==> flow/design.v <==
module decoder(
input [1:0]alu_fn,
output reg arith_enable,cmp_enable,logic_enable,shift_enable
);
always @(*) begin
        arith_enable=0;
        logic_enable=0;
        cmp_enable=0;
        shift_enable=0;
    case (alu_fn)
       2'b00: arith_enable=1;
       2'b01: logic_enable=1;
       2'b10: cmp_enable=1;
       2'b11: shift_enable=1;
    endcase
end
endmodule
module arith_unit#(parameter in_data_width=16,out_data_width=32)(
input signed [in_data_width-1:0]A,B,
input clk,rst,arith_enable,
input [1:0]alu_fn,
output  carry_out,
output reg arith_flag,
output reg signed[out_data_width-1:0]arith_out
);
assign carry_out=arith_out[in_data_width];
always @(posedge clk , negedge rst) begin
    if(!rst)begin
        arith_flag<=0;
        arith_out<=0;
    end
    else if(arith_enable) begin
        arith_flag<=1;
    case (alu_fn)
        2'b00: arith_out<=A + B;
        2'b01: arith_out<=A - B;
        2'b10: arith_out<=A * B;
        2'b11: arith_out<=(B == 0) ? 0 : A / B;
    endcase
    end
    else begin
        arith_flag<=0;
        arith_out<=0;
    end
end
endmodule
module logic_unit#(parameter in_data_width=16,out_data_width=16)(
input signed[in_data_width-1:0]  A,B,
input clk,rst,logic_enable,
input [1:0]alu_fn,
output reg logic_flag,
output reg [out_data_width-1:0]logic_out
);
reg logic_flag_next;
reg [out_data_width-1:0]logic_out_next;
always @(posedge clk , negedge rst) begin
    if(!rst)begin
        logic_out<=0;
        logic_flag<=0;
    end
    else begin
        logic_out<=logic_out_next;
        logic_flag<=logic_flag_next;
    end    
end
always @(*) begin
    if(logic_enable) begin
        logic_flag_next=1;
    case (alu_fn)
        2'b00: logic_out_next= A & B;
        2'b01: logic_out_next= A | B;
        2'b10: logic_out_next=~(A & B);
        2'b11: logic_out_next=~(A | B);
    endcase
    end
    else begin
        logic_flag_next=0;
        logic_out_next=0;
    end
end
endmodule
module cmp_unit#(parameter in_data_width=16,out_data_width=16)(
input [in_data_width-1:0]A,B,
input clk,rst,cmp_enable,
input [1:0]alu_fn,
output reg cmp_flag,
output reg [out_data_width-1:0]cmp_out
);
always @(posedge clk , negedge rst) begin
    if(!rst)begin
        cmp_out<=0;
        cmp_flag<=0;
    end
    else if(cmp_enable) begin
        cmp_flag<=1;
    case (alu_fn)
        2'b00: cmp_out<=0;
        2'b01: cmp_out<=(A==B)?1:0;
        2'b10: cmp_out<=(A>B)?2:0;
        2'b11: cmp_out<=(A<B)?3:0;
    endcase
    end
    else begin
        cmp_out<=0;
        cmp_flag<=0;
    end
end
endmodule
module shift_unit#(parameter in_data_width=16,out_data_width=16)(
input [in_data_width-1:0]A,B,
input clk,rst,shift_enable,
input [1:0]alu_fn,
output reg shift_flag,
output reg [out_data_width-1:0]shift_out
);
always @(posedge clk , negedge rst) begin
    if(!rst)begin
        shift_flag<=0;
        shift_out<=0;
    end
    else if(shift_enable) begin
        shift_flag<=1;
    case (alu_fn)
        2'b00: shift_out<=A>>1;
        2'b01: shift_out<=A<<1;
        2'b10: shift_out<=B>>1;
        2'b11: shift_out<=B<<1;
    endcase
    end
    else begin
        shift_flag<=0;
        shift_out<=0;
    end
end
endmodule
module parameterized_signed_alu #(parameter in_data_width=16,out_data_width=16,arith_out_data_width=32)(
input signed [in_data_width-1:0]A,B,
input clk,rst,
input [3:0]alu_fn,
output shift_flag,arith_flag,logic_flag,cmp_flag,carry_out,
output [out_data_width-1:0]shift_out,logic_out,cmp_out,
output signed[arith_out_data_width-1:0] arith_out
);
wire arith_enable,shift_enable,logic_enable,cmp_enable;
arith_unit dut0(
.A(A),
.B(B),
.clk(clk),
.rst(rst),
.arith_enable(arith_enable),
.alu_fn(alu_fn[1:0]),
.carry_out(carry_out),
.arith_flag(arith_flag),
.arith_out(arith_out)
);
logic_unit dut1(
.A(A),
.B(B),
.clk(clk),
.rst(rst),
.logic_enable(logic_enable),
.alu_fn(alu_fn[1:0]),
.logic_flag(logic_flag),
.logic_out(logic_out)
);
cmp_unit   dut2(
.A(A),
.B(B),
.clk(clk),
.rst(rst),
.cmp_enable(cmp_enable),
.alu_fn(alu_fn[1:0]),
.cmp_flag(cmp_flag),
.cmp_out(cmp_out)
);
shift_unit dut3(
.A(A),
.B(B),
.clk(clk),
.rst(rst),
.shift_enable(shift_enable),
.alu_fn(alu_fn[1:0]),
.shift_flag(shift_flag),
.shift_out(shift_out)
);
decoder dut4(
.alu_fn(alu_fn[3:2]),
.arith_enable(arith_enable),
.cmp_enable(cmp_enable),
.logic_enable(logic_enable),
.shift_enable(shift_enable)
);
endmodule
# --- Reports on parameterized_signed_alu ---
# Tool output for the design above before and after an edit, in the order of the flow.
# Lines under "before" count in the file above, lines under "after" in the edited file.
# "change" is "after" less "before", of the values as shown; "rel_change_pct" is that difference over "before", in percent.
# Library cell names are shortened.
design:
  top: "parameterized_signed_alu"
  clock_port: "clk"
  lib: "sky130hd"
  pvt_corner: "tt_025C_1v80"

# --- Diff ---
# Unified diff, file above to edited file.
# This change comes from a script, not from a designer. The edited design behaves differently; no optimisation was intended.
# begin of diff
@@ -57,11 +57,10 @@
     if(!rst)begin
         logic_out<=0;
-        logic_flag<=0;
     end
     else begin
         logic_out<=logic_out_next;
-        logic_flag<=logic_flag_next;
     end    
 end
+always @(*) logic_flag = logic_flag_next;
 always @(*) begin
     if(logic_enable) begin
# end of diff

# --- Word-level counts ---
# Source: Yosys, flattened and elaborated, memories not mapped. Widths are those after wreduce; folded enables and synchronous resets count as part of the registers. Registers that Yosys merges into a memory's read port (data or address) are not register bits. Print and check cells do not count. Equal cells are merged and count once.
bits:
  columns: ["element", "before", "after", "change", "rel_change_pct"]
  rows:
  - ["out_inout_bits", 85, 85, 0, 0.00]
  - ["clocked_rd_ports_x_width", 0, 0, 0, null]
  - ["elab_cells", 52, 51, -1, -1.92]
  - ["reg_bits", 84, 83, -1, -1.19]
  - ["in_bits", 38, 38, 0, 0.00]
  - ["n_memories", 0, 0, 0, null]
  - ["latchBits", 0, 0, 0, null]
  - ["ramBits", 0, 0, 0, null]
  - ["rom_bits", 0, 0, 0, null]
classes:
  columns: ["element", "before", "after", "change", "rel_change_pct"]
  rows:
  - ["logic", 4, 4, 0, 0.00]
  - ["multipliers", 1, 1, 0, 0.00]
  - ["reduce_logical", 7, 7, 0, 0.00]
  - ["muxes", 20, 20, 0, 0.00]
  - ["cmp", 2, 2, 0, 0.00]
  - ["n_eq", 7, 7, 0, 0.00]
  - ["n_div", 1, 1, 0, 0.00]
  - ["n_shift", 0, 0, 0, null]
  - ["addsub", 2, 2, 0, 0.00]
op_table:
  columns: ["operator", "before", "after", "change", "rel_change_pct"]
  rows:
  - ["two-way mux 1 bit", 5, 5, 0, 0.00]
  - ["equality test 2 bit with constant B", 4, 4, 0, 0.00]
  - ["parallel mux 1 bit (select 2 bit)", 4, 4, 0, 0.00]
  - ["OR reduction 3 bit", 4, 4, 0, 0.00]
  - ["two-way mux 16 bit", 3, 3, 0, 0.00]
  - ["parallel mux 16 bit (select 4 bit)", 3, 3, 0, 0.00]
  - ["equality test 2 x 1 -> 1 bit with constant B", 2, 2, 0, 0.00]
  - ["zero test 2 bit", 2, 2, 0, 0.00]
  - ["two-way mux 2 bit", 2, 2, 0, 0.00]
  - ["two-way mux 32 bit", 2, 2, 0, 0.00]
  - ["inverter 16 bit", 2, 2, 0, 0.00]
  - ["adder 16 x 16 -> 17 bit", 1, 1, 0, 0.00]
  - ["AND 16 bit", 1, 1, 0, 0.00]
  - ["divider 16 x 16 -> 32 bit", 1, 1, 0, 0.00]
  - ["equality test 16 bit", 1, 1, 0, 0.00]
  - ["greater-than comparator 16 bit", 1, 1, 0, 0.00]
  - ["zero test 16 bit", 1, 1, 0, 0.00]
  - ["less-than comparator 16 bit", 1, 1, 0, 0.00]
  - ["multiplier 16 x 16 -> 32 bit", 1, 1, 0, 0.00]
  - ["bitwise OR 16 bit", 1, 1, 0, 0.00]
  - ["parallel mux 32 bit (select 4 bit)", 1, 1, 0, 0.00]
  - ["subtractor 16 x 16 -> 17 bit", 1, 1, 0, 0.00]

# --- Longest topological paths ---
# Longest topological path by Yosys (ltp), each cell counted once; first at word level (registers and memories cut), then after technology mapping (sequential cells cut; the memories' decode and read muxes count).
depth:
  columns: ["element", "before", "after", "change", "rel_change_pct"]
  rows:
  - ["depth_word", 4, 4, 0, 0.00]
  - ["ABC_AREA", "0", "0", null, null]
  - ["depth_mapped", 368, 350, -18, -4.89]
  - ["mapped_depth_nobuf", 331, 317, -14, -4.23]

# --- Netlist ---
# The flow's flattened synthesis, as Yosys stat reports it; memories are mapped. The netlist is that of the ABC_AREA named above (0 if unset); the other value can give another one.
synth_totals:
  columns: ["element", "before", "after", "change", "rel_change_pct"]
  rows:
  - ["synth_area_um2", 43364.1, 44366.3, 1002.2, 2.31]
  - ["seq_area_um2", 1751.7, 1726.7, -25.0, -1.43]
  - ["n_buf", 224, 223, -1, -0.45]
  - ["cell_count", 5857, 5975, 118, 2.01]
  - ["ff_cells", 70, 69, -1, -1.43]
types:
  columns: ["cell", "before", "after", "change", "rel_change_pct"]
  rows:
  - ["a21o_1", 163, 217, 54, 33.13]
  - ["nor2_1", 597, 556, -41, -6.87]
  - ["nand3_1", 120, 148, 28, 23.33]
  - ["o21ai_0", 280, 305, 25, 8.93]
  - ["clkbuf_1", 167, 142, -25, -14.97]
  - ["nand2b_1", 62, 37, -25, -40.32]
  - ["a211oi_1", 48, 68, 20, 41.67]
  - ["o211a_1", 6, 25, 19, 316.67]
  - ["o21a_1", 135, 117, -18, -13.33]
  - ["o31ai_1", 47, 64, 17, 36.17]
  - ["or2_2", 45, 61, 16, 35.56]
  - ["buf_1", 30, 45, 15, 50.00]
  - ["nor4_1", 21, 34, 13, 61.90]
  - ["mux2_2", 74, 62, -12, -16.22]
  - ["o211ai_1", 54, 65, 11, 20.37]
  - ["buf_2", 8, 18, 10, 125.00]
  - ["a221oi_1", 40, 31, -9, -22.50]
  - ["o22ai_1", 33, 24, -9, -27.27]
# Not every row of either side is listed.
# By module: a second synthesis without flattening, with its own total; a netlist apart from the flattened one above.
hier_totals:
  columns: ["element", "before", "after", "change", "rel_change_pct"]
  rows:
  - ["cells_unflattened", 5976, 6118, 142, 2.38]
  - ["area_unflattened_um2", 44282.5, 44775.4, 492.9, 1.11]
# Rows give one instance, submodules left out.
by_module_before:
  columns: ["module", "n_cells", "instances", "area_um2", "seq_area_um2"]
  rows:
  - ["arith_unit", 5776, 1, 42072.9, 825.8]
  - ["logic_unit", 56, 1, 807.0, 425.4]
  - ["shift_unit", 55, 1, 732.0, 425.4]
  - ["cmp_unit", 85, 1, 644.4, 75.1]
  - ["decoder", 4, 1, 26.3, 0.0]
  - ["parameterized_signed_alu", 0, 1, 0.0, 0.0]
by_module_after:
  columns: ["module", "n_cells", "instances", "area_um2", "seq_area_um2"]
  rows:
  - ["arith_unit", 5918, 1, 42583.3, 825.8]
  - ["logic_unit", 56, 1, 789.5, 400.4]
  - ["shift_unit", 55, 1, 732.0, 425.4]
  - ["cmp_unit", 85, 1, 644.4, 75.1]
  - ["decoder", 4, 1, 26.3, 0.0]
  - ["parameterized_signed_alu", 0, 1, 0.0, 0.0]

# --- Timing after synthesis ---
# Source: OpenSTA report_checks on the synthesized netlist (no wires, ideal clock, input and output delay 20% of the period each), path of least setup slack; recovery checks are left aside. Register names are those of the netlist, which keeps one name where synthesis merged equal registers.
synth_timing:
  columns: ["element", "before", "after", "change", "rel_change_pct"]
  rows:
  - ["path_kind", "input port to flip-flop", "input port to flip-flop", null, null]
  - ["from", "in B[0]", "in B[0]", null, null]
  - ["to", "reg dut0.arith_out[28]", "reg dut0.arith_out[28]", null, null]
  - ["delay_ps", 72609, 70188, -2421, -3.33]
  - ["n_path_buf", 49, 47, -2, -4.08]
  - ["t_arrival_ps", 89477, 87056, -2421, -2.71]
  - ["slack_ps", -4608, -2188, 2420, null]
  - ["tclk_ps", 85000, 85000, 0, 0.00]
  - ["launch_ps", 17000, 17000, 0, 0.00]
  - ["t_required_ps", 84868, 84868, 0, 0.00]
  - ["path_stages", 330, 320, -10, -3.03]
  - ["in_delay_ps", 17000, 17000, 0, 0.00]
  - ["setup_time_ps", 132, 132, 0, null]
  - ["synth_period_reached_ps", 89608, 87188, -2420, -2.70]
# "delay_ps" = arrival - input delay + setup time.
# "path_stages": output pins that drive a net of the path, with the launching flip-flop's if there is one; two outputs of one cell count as two.
# "synth_period_reached_ps" = period - worst setup slack (recovery checks aside). The figure is calculated, with input and output delays left at 20% of the set period.
# The rows between start and end are the longest chain of elaborated cells between them; the timing report does not say that the signal goes this way. Where chains are equally long, one stands for them.
# Each line given opens the expression or statement behind the cell; cells for indexed reads and writes are added by Yosys, which also makes memories of some case tables.
# At most two assigning lines are given for a register; there are more.
synth_between_before:
  cell_sequence: "inv_1 -> buf_1 -> ha_1 -> or4b_2 -> a2111oi_0 -> o211ai_1 -> nand2_1 -> nand2_1 -> nor3_1 -> nand3_1 -> nor2_1 -> o21ai_0 -> nor2_1 -> ha_1 -> o21a_1 -> o21ai_0 -> nor2b_1 -> or3_1 -> [... 294 more ...] -> nor2_1 -> a21oi_1 -> ha_1 -> a21boi_0 -> o21a_1 -> o21a_1 -> o21a_1 -> o21ai_0 -> a211o_1 -> o21ai_0 -> a211oi_1 -> ha_1 -> and2_1 -> nand4_1 -> o41ai_1 -> xor2_1 -> a221oi_1 -> nor2_1"
  elab_chain_len: 4
  cone_cells: 8
  lines_between: 6
  cone_classes: "add/sub (2); mul (1); div (1); mux (3); reduce/logical (1)"
synth_rtl_before:
  columns: ["element", "line_no", "source"]
  rows:
  - ["start: declaration", 137, "input signed [in_data_width-1:0]A,B,"]
  - ["divider 16 x 16 -> 32 bit", 38, "2'b11: arith_out<=(B == 0) ? 0 : A / B;"]
  - ["two-way mux 32 bit", 38, null]
  - ["parallel mux 32 bit (select 4 bit)", 34, "case (alu_fn)"]
  - ["two-way mux 32 bit", 32, "else if(arith_enable) begin"]
  - ["end: assignment", 35, "2'b00: arith_out<=A + B;"]
  - ["end: assignment", 36, "2'b01: arith_out<=A - B;"]
  - ["end: declaration", 24, "output reg signed[out_data_width-1:0]arith_out"]
synth_between_after:
  cell_sequence: "inv_1 -> buf_1 -> ha_1 -> mux2i_1 -> ha_1 -> o21a_1 -> nor2_1 -> nor2b_1 -> nand2_1 -> mux2_2 -> and2_1 -> ha_1 -> nor2_1 -> a21oi_1 -> nor4b_1 -> o21ai_0 -> nor2_1 -> ha_1 -> [... 284 more ...] -> nand2_1 -> ha_1 -> a21o_1 -> a21oi_1 -> o21ai_0 -> nor2_1 -> o21ai_0 -> a221oi_1 -> nand3_1 -> inv_1 -> ha_1 -> inv_1 -> nor2_1 -> nand4_1 -> o41ai_1 -> xnor2_1 -> a221oi_1 -> nor2_1"
  elab_chain_len: 4
  cone_cells: 8
  lines_between: 6
  cone_classes: "add/sub (2); mul (1); div (1); mux (3); reduce/logical (1)"
synth_rtl_after:
  columns: ["element", "line_no", "source"]
  rows:
  - ["start: declaration", 136, "input signed [in_data_width-1:0]A,B,"]
  - ["divider 16 x 16 -> 32 bit", 38, "2'b11: arith_out<=(B == 0) ? 0 : A / B;"]
  - ["two-way mux 32 bit", 38, null]
  - ["parallel mux 32 bit (select 4 bit)", 34, "case (alu_fn)"]
  - ["two-way mux 32 bit", 32, "else if(arith_enable) begin"]
  - ["end: assignment", 35, "2'b00: arith_out<=A + B;"]
  - ["end: assignment", 36, "2'b01: arith_out<=A - B;"]
  - ["end: declaration", 24, "output reg signed[out_data_width-1:0]arith_out"]

# --- Worst path after layout ---
# From the final timing report of the runs of pair A: the path of least setup slack in the routed layout; clock arrival at registers is part of the times.
# The report prints the path's times to 10 ps; the period is as set.
layout_timing:
  columns: ["element", "before", "after", "change", "rel_change_pct"]
  rows:
  - ["path_kind", "input port to flip-flop", "input port to flip-flop", null, null]
  - ["from", "in B[2]", "in B[4]", null, null]
  - ["to", "reg dut0.arith_out[11]", "reg dut0.arith_out[17]", null, null]
  - ["slack_ps", 3040, 2610, -430, null]
  - ["launch_ps", 17000, 17000, 0, 0.00]
  - ["tclk_ps", 85000, 85000, 0, 0.00]
  - ["in_delay_ps", 17000, 17000, 0, 0.00]
  - ["t_arrival_ps", 82240, 82660, 420, 0.51]
  - ["n_path_buf", 33, 38, 5, 15.15]
  - ["path_stages", 315, 306, -9, -2.86]
  - ["setup_time_ps", 100, 100, 0, null]
  - ["t_required_ps", 85280, 85270, -10, -0.01]
# The rows between start and end are the longest chain of elaborated cells between them; the timing report does not say that the signal goes this way. Where chains are equally long, one stands for them.
# At most two assigning lines are given for a register; there are more.
layout_between_before:
  cell_sequence: "clkdlybuf4s50_1 -> buf_4 -> or3_1 -> o41ai_1 -> xnor2_1 -> inv_1 -> nand2_1 -> nor3_2 -> nand3_1 -> nor2_1 -> o21ai_0 -> nor2_1 -> ha_1 -> o21a_1 -> o21ai_0 -> nor2b_1 -> or3_1 -> nor2_1 -> [... 279 more ...] -> ha_1 -> o21a_1 -> o21a_1 -> o21a_1 -> o21ai_0 -> a211o_1 -> o21ai_0 -> a211oi_2 -> buf_4 -> o2111a_1 -> and2_4 -> nand2_2 -> o31ai_4 -> xnor2_2 -> buf_4 -> a221oi_1 -> a211oi_1 -> buf_4"
  elab_chain_len: 4
  cone_cells: 8
  lines_between: 6
  cone_classes: "add/sub (2); mul (1); div (1); mux (3); reduce/logical (1)"
layout_rtl_before:
  columns: ["element", "line_no", "source"]
  rows:
  - ["start: declaration", 137, "input signed [in_data_width-1:0]A,B,"]
  - ["divider 16 x 16 -> 32 bit", 38, "2'b11: arith_out<=(B == 0) ? 0 : A / B;"]
  - ["two-way mux 32 bit", 38, null]
  - ["parallel mux 32 bit (select 4 bit)", 34, "case (alu_fn)"]
  - ["two-way mux 32 bit", 32, "else if(arith_enable) begin"]
  - ["end: assignment", 35, "2'b00: arith_out<=A + B;"]
  - ["end: assignment", 36, "2'b01: arith_out<=A - B;"]
  - ["end: declaration", 24, "output reg signed[out_data_width-1:0]arith_out"]
layout_between_after:
  cell_sequence: "clkdlybuf4s50_1 -> or4b_4 -> a2111oi_2 -> a221o_1 -> o211ai_1 -> nor2_2 -> buf_4 -> and2_1 -> ha_1 -> nor2_1 -> a21oi_1 -> nor4b_1 -> o21ai_1 -> nor2_1 -> ha_1 -> a21o_1 -> o21a_1 -> o211a_1 -> [... 270 more ...] -> ha_1 -> a21o_1 -> a21o_1 -> a21oi_1 -> o21ai_0 -> a221oi_1 -> nand3_1 -> buf_4 -> nor3_4 -> buf_12 -> nand4_1 -> buf_4 -> o31ai_4 -> buf_4 -> xnor2_1 -> buf_4 -> a221oi_1 -> nor2_1"
  elab_chain_len: 4
  cone_cells: 8
  lines_between: 6
  cone_classes: "add/sub (2); mul (1); div (1); mux (3); reduce/logical (1)"
layout_rtl_after:
  columns: ["element", "line_no", "source"]
  rows:
  - ["start: declaration", 136, "input signed [in_data_width-1:0]A,B,"]
  - ["divider 16 x 16 -> 32 bit", 38, "2'b11: arith_out<=(B == 0) ? 0 : A / B;"]
  - ["two-way mux 32 bit", 38, null]
  - ["parallel mux 32 bit (select 4 bit)", 34, "case (alu_fn)"]
  - ["two-way mux 32 bit", 32, "else if(arith_enable) begin"]
  - ["end: assignment", 35, "2'b00: arith_out<=A + B;"]
  - ["end: assignment", 36, "2'b01: arith_out<=A - B;"]
  - ["end: declaration", 24, "output reg signed[out_data_width-1:0]arith_out"]

# --- Measured runs ---
# Runs of the flow (Yosys, OpenROAD) on both versions; the two runs of a pair have the same settings. The constraints put input and output delay at 20% of the set period each and load the outputs with 0.01 pF.
settings_pair_A:
  period_ns: 85.0
  CAP_MARGIN: 20
  CORE_MARGIN: 2
  CORE_UTILIZATION: 40
  SLEW_MARGIN: 20
measured_pair_A:
  columns: ["element", "before", "after", "change", "rel_change_pct"]
  rows:
  - ["design_die_area_um2", 111059.0, 113596.0, 2537.0, 2.28]
  - ["timing.setup.tns_ps", 0, 0, 0, null]
  - ["ys_area_um2", 43364.1, 44366.3, 1002.2, 2.31]
  - ["layout_utilization_frac", 0.484, 0.477, -0.007, null]
  - ["worst_setup_slack_ps", 3042, 2608, -434, null]
  - ["final_cell_area_um2", 52004.9, 52640.5, 635.6, 1.22]
settings_pair_B:
  CELL_PAD_IN_SITES_GLOBAL_PLACEMENT: 0
  CORE_ASPECT_RATIO: 0.65
  CORE_UTILIZATION: 60
  CTS_CLUSTER_DIAMETER: 322
  GPL_ROUTABILITY_DRIVEN: 0
  GPL_TIMING_DRIVEN: 0
  MAX_ROUTING_LAYER: "met4"
  PLACE_DENSITY_LB_ADDON: 0.01
  SETUP_SLACK_MARGIN: 2.26
  SLEW_MARGIN: 35
  TNS_END_PERCENT: 15
  period_ns: 136.0
  CAP_MARGIN: 20
  CORE_MARGIN: 2
measured_pair_B:
  columns: ["element", "before", "after", "change", "rel_change_pct"]
  rows:
  - ["design_die_area_um2", 74490.4, 76185.6, 1695.2, 2.28]
  - ["timing.setup.tns_ps", 0, 0, 0, null]
  - ["ys_area_um2", 43364.1, 44366.3, 1002.2, 2.31]
  - ["layout_utilization_frac", 0.661, 0.66, -0.001, null]
  - ["worst_setup_slack_ps", 5911, 8453, 2542, null]
  - ["final_cell_area_um2", 47275.3, 48387.7, 1112.4, 2.35]
